==> flow/design.v <==
`timescale 1ns / 1ps
module booth(
    input clk,
    input load,
    input reset,
    input [31:0] M,  
    input [31:0] Q,  
    output reg [63:0] P,  
    output done           
    );
    reg signed [63:0] A;                
    reg signed [31:0] Q_temp;            
    reg signed [31:0] M_temp;            
    reg [4:0] Count;                       
    reg Q_minus_one;                     
    always @(posedge clk)
    begin
        if (reset == 1) 
        begin
            A = 64'b0;
            Q_minus_one = 0;
            P = 64'b0;
            Q_temp = 32'b0;
            M_temp = 32'b0;
            Count = 5'd16;
        end
        else if (load == 1)
        begin
            Q_temp = Q;
            M_temp = M;
            A = 64'b0;    
            Q_minus_one = 0;  
            Count = 5'd16;    
        end
        else if (Count > 5'd0)
        begin
            case ({Q_temp[1:0], Q_minus_one})
                3'b000, 3'b111:   
                    begin
                    end
                3'b001, 3'b010:   
                    begin
                        A = A + {{32{M_temp[31]}}, M_temp};
                    end
                3'b011:   
                    begin
                        A = A + ({{32{M_temp[31]}}, M_temp} << 1); 
                    end
                3'b100:   
                    begin
                        A = A - ({{32{M_temp[31]}}, M_temp} << 1); 
                    end
                3'b101, 3'b110:   
                    begin
                        A = A - {{32{M_temp[31]}}, M_temp}; 
                    end
            endcase
            Q_minus_one = Q_temp[1];
            Q_temp = {A[1:0], Q_temp[31:2]};   
            A = {A[63], A[63:2]};   
            Count = Count - 1'b1;
        end
        else
        begin
            Count = 5'b0;
        end
        P = {A[31:0], Q_temp};
    end
    assign done = (Count == 5'd0);
endmodule
* Step by step through the tools: booth *
Tool output for the design above, in the order of the flow.
Line numbers count from 1 in the design file above.
Library cell names are shortened.
The mark -- stands for no value.

design
  top = booth
  clock = clk
  standard-cell library = sky130hd
  timing corner = tt_025C_1v80

* Word level *
Yosys after proc, flatten, opt, wreduce and memory -nomap, before mapping. Memory bits, and registers merged into a memory's read port (data or address), are not among the register bits. Print and check cells are not counted. Equal cells are merged and count once.

word-level totals
  register bits after elaboration = 198
  bits in latches = 0
  bits in writable memories = 0
  memory bits (read-only) = 0
  word width x clocked read ports = 0
  memory cells = 0
  input port bits = 67
  word-level cells = 37

operators by class
  add/subtract/negate cells = 5
  multiply operators = 0
  divide/modulo/power cells = 0
  $lt $le $gt $ge = 1
  equality and inequality tests = 7
  shift operators = 0
  multiplexer cells = 8
  bitwise gates (word level) = 1
  reduce/logical cells = 7

operator list
  operator                                                        count
  parallel mux 64 bit (select 5 bit)                              1
  adder 64 bit                                                    2
  subtractor 64 bit                                               2
  two-way mux 64 bit                                              2
  two-way mux 32 bit                                              4
  equality test 3 bit (second input constant)                     4
  OR reduction 2 bit                                              4
  equality test 3 x 2 -> 1 bit (second input constant)            2
  subtractor 5 x 1 -> 5 bit (second input constant)               1
  greater-than comparator 5 x 1 -> 1 bit (second input constant)  1
  zero test 5 bit                                                 1
  two-way mux 5 bit                                               1
  equality test 3 x 1 -> 1 bit (second input constant)            1
  zero test 3 bit                                                 1
  OR reduction 3 bit                                              1
  inverter 1 bit                                                  1

* Depth *
Longest topological path by Yosys (ltp), each cell counted once; first at word level (registers and memories cut), then after technology mapping (sequential cells cut; the memories' decode and read muxes count).

depth
  word-level depth = 6
  ABC_AREA = 0
  depth in mapped cells = 25
  mapped depth without buffers = 23

* Netlist *
Yosys stat after the flow's synthesis: flattened, memories mapped to cells. It holds for the ABC_AREA given above (unset counts as 0); a run with the other value may have another netlist.

cell types
  cell type  count  total area (sq um)
  dfxtp_1    132    2.64E+03
  ha_1       128    1.6E+03
  a21oi_1    299    1.5E+03
  nand2_1    250    938.4
  xnor2_1    102    893.357
  nor2_1     209    784.502
  o21ai_0    148    740.71
  xor2_1     71     621.846
  a21o_1     68     510.49
  clkbuf_1   136    510.49
  a221oi_1   48     420.403
  mux2i_1    38     380.365
  buf_4      32     240.23
  nand4_1    37     231.472
  nand3_1    39     195.187
  o21bai_1   25     187.68
  a31oi_1    28     175.168
  a21boi_0   23     172.666

Other cell types: 77; their cells: 328.

synthesis totals
  mapped cells = 2141
  chip area (Yosys) = 15153.3 sq um
  area of sequential cells = 2642.5 sq um
  flip-flops = 132

* Path before layout *
Source: OpenSTA report_checks on the synthesized netlist (no wires, ideal clock, input and output delay 20% of the period each), path of least setup slack; recovery checks are left aside. Register names are those of the netlist, which keeps one name where synthesis merged equal registers.

timing post-synthesis
  path type = flip-flop to flip-flop
  start = register M_temp[3]
  end = register A[57]
  period = 10.0 ns
  library setup time = 0.120 ns
  time at the first pin = 0.000 ns
  data arrival time = 4.989 ns
  required time = 9.880 ns
  path slack = 4.891 ns
  path delay = 5.109 ns
  driving pins on the path = 26
  period reached after synthesis = 5.109 ns

"path delay" = arrival - input delay + setup time.
"driving pins on the path": output pins that drive a net of the path, with the launching flip-flop's if there is one; two outputs of one cell count as two.
"period reached after synthesis" = period - worst setup slack (recovery checks aside). The figure is calculated, with input and output delays left at 20% of the set period.
Between the ends stands the longest chain of elaborated cells between them, by number of cells; it is not shown to be the way that was timed. Of several equally long chains one is given.
Each line given opens the expression or statement behind the cell; cells for indexed reads and writes are added by Yosys, which also makes memories of some case tables.
At most two assigning lines are given for a register; there are more.

between the ends, post-synthesis
  cell sequence = dfxtp_1 > buf_6 > or4_4 > nor2b_2 > and2_1 > nand2_1 > nor2_1 > nand2_1 > nor3_2 > nand4b_2 > clkbuf_1 > ha_1 > nand2_1 > o21ai_0 > ha_1 > nand4_1 > or3_1 > nand2b_1 > a21oi_1 > o21ai_0 > a31oi_1 > a211oi_2 > o21ai_1 > nand4_1 > mux2i_1 > a211o_1
  length of the longest elaborated chain = 4
  elaborated cells on any way between the ends = 7
  source lines of those cells = 7

RTL lines, path post-synthesis
  element                             line  text
  start: declaration                  13    reg signed [31:0] M_temp;
  start: assignment                   24    M_temp = 32'b0;
  start: assignment                   30    M_temp = M;
  subtractor 64 bit                   55    A = A - {{32{M_temp[31]}}, M_temp};
  parallel mux 64 bit (select 5 bit)  37    case ({Q_temp[1:0], Q_minus_one})
  two-way mux 64 bit                  35    else if (Count > 5'd0)
  two-way mux 64 bit                  27    else if (load == 1)
  end: assignment                     43    A = A + {{32{M_temp[31]}}, M_temp};
  end: assignment                     47    A = A + ({{32{M_temp[31]}}, M_temp} << 1);
  end: declaration                    11    reg signed [63:0] A;

* Timing after layout *
Path of least setup slack in the final report of flow run B (OpenROAD, finished layout, wires in). Where an end is a register, its clock arrival counts in the times.

timing post-layout
  path type = flip-flop to flip-flop
  start = register M_temp[12]
  end = register A[50]
  period = 3.88 ns
  library setup time = 0.24 ns
  time at the first pin = 0.58 ns
  data arrival time = 8.70 ns
  required time = 4.21 ns
  path slack = -4.49 ns
  driving pins on the path = 25

Between the ends stands the longest chain of elaborated cells between them, by number of cells; it is not shown to be the way that was timed. Of several equally long chains one is given.
At most two assigning lines are given for a register; there are more.

between the ends, post-layout
  cell sequence = dfxtp_1 > nor2_1 > nand2_8 > buf_4 > nor2_4 > nand2_4 > nor3_4 > nand4b_4 > ha_4 > nand2_1 > o21ai_1 > ha_1 > nand4_1 > buf_4 > buf_4 > nor3_1 > nand3_1 > nand3_1 > o21ai_1 > a21oi_2 > buf_4 > a21boi_1 > xnor2_1 > a222oi_1 > a21oi_1
  length of the longest elaborated chain = 4
  elaborated cells on any way between the ends = 7
  source lines of those cells = 7

RTL lines, path post-layout
  element                             line  text
  start: declaration                  13    reg signed [31:0] M_temp;
  start: assignment                   24    M_temp = 32'b0;
  start: assignment                   30    M_temp = M;
  subtractor 64 bit                   55    A = A - {{32{M_temp[31]}}, M_temp};
  parallel mux 64 bit (select 5 bit)  37    case ({Q_temp[1:0], Q_minus_one})
  two-way mux 64 bit                  35    else if (Count > 5'd0)
  two-way mux 64 bit                  27    else if (load == 1)
  end: assignment                     43    A = A + {{32{M_temp[31]}}, M_temp};
  end: assignment                     47    A = A + ({{32{M_temp[31]}}, M_temp} << 1);
  end: declaration                    11    reg signed [63:0] A;

Wiki page: booth / flow data

Top module booth; platform sky130hd; tools Yosys and OpenROAD; 5 stored runs in no particular order. Input and output delays are each 20% of the period that was set; the output load is 0.01 pF.
"period achieved" means the clock period less the worst setup slack. The figure is calculated, with input and output delays left at 20% of the set period.
"worst path time": the worst setup path's part of the clock period (all of it between registers, 20% less for each end at a port) less its slack. A launch clock that arrives late makes it longer, a capture clock that arrives late makes it shorter.
"power consumption": no workload was simulated; the value follows from the tool's default switching activity.
Settings: - = not set for that run.
Results: - = not shown.

item                                      flow run A  flow run B              flow run C  flow run D  flow run E
CAP_MARGIN                                15          20                      5           5           5
CELL_PAD_IN_SITES_GLOBAL_PLACEMENT        3           0                       -           -           -
CORE_ASPECT_RATIO                         0.7         1.74                    -           -           -
CORE_MARGIN                               9           10                      7           2           2
CORE_UTILIZATION                          40          26                      60          60          60
CTS_CLUSTER_DIAMETER                      136         266                     241         241         241
CTS_CLUSTER_SIZE                          77          -                       57          88          88
GPL_ROUTABILITY_DRIVEN                    0           0                       -           -           -
HOLD_SLACK_MARGIN                         -0.01       -                       -           -           -
MAX_ROUTING_LAYER                         met4        -                       -           -           -
MIN_ROUTING_LAYER                         met2        -                       met1        met1        met1
PLACE_DENSITY_LB_ADDON                    0.08        0.27                    -           -           -
SETUP_SLACK_MARGIN                        0.11        -                       0.08        0.08        0.08
period_ns                                 10.0        3.88                    7.9         7.9         7.9
SLEW_MARGIN                               20          20                      20          20          20
CELL_PAD_IN_SITES_DETAIL_PLACEMENT        -           2                       1           2           1
ABC_AREA                                  -           -                       1           -           1
PLACE_DENSITY                             -           -                       0.56        0.56        0.56
TNS_END_PERCENT                           -           -                       15          15          15
cell area after synthesis (sq um)         -           15153.3                 -           -           -
die outline area (sq um)                  -           68710.4                 -           -           -
standard-cell area after routing (sq um)  -           26905.8                 -           -           -
utilization after layout (%)              -           46.7                    -           -           -
setup slack of the worst path (ns)        -           -4.491                  -           -           -
setup total negative slack (ns)           -           -146.515                -           -           -
worst-case hold slack (ns)                -           0.502                   -           -           -
power consumption (µW)                    -           9090                    -           -           -
period achieved (ns)                      -           8.371                   -           -           -
worst path time (ns)                      -           8.37                    -           -           -
class of the worst setup path             -           flip-flop to flip-flop  -           -           -

Flow run A: incomplete, routing halted on GRT-0116
Flow run C: incomplete, placement halted on DPL-0033
Flow run D: incomplete, placement halted on a tool error
Flow run E: incomplete, placement halted on DPL-0033
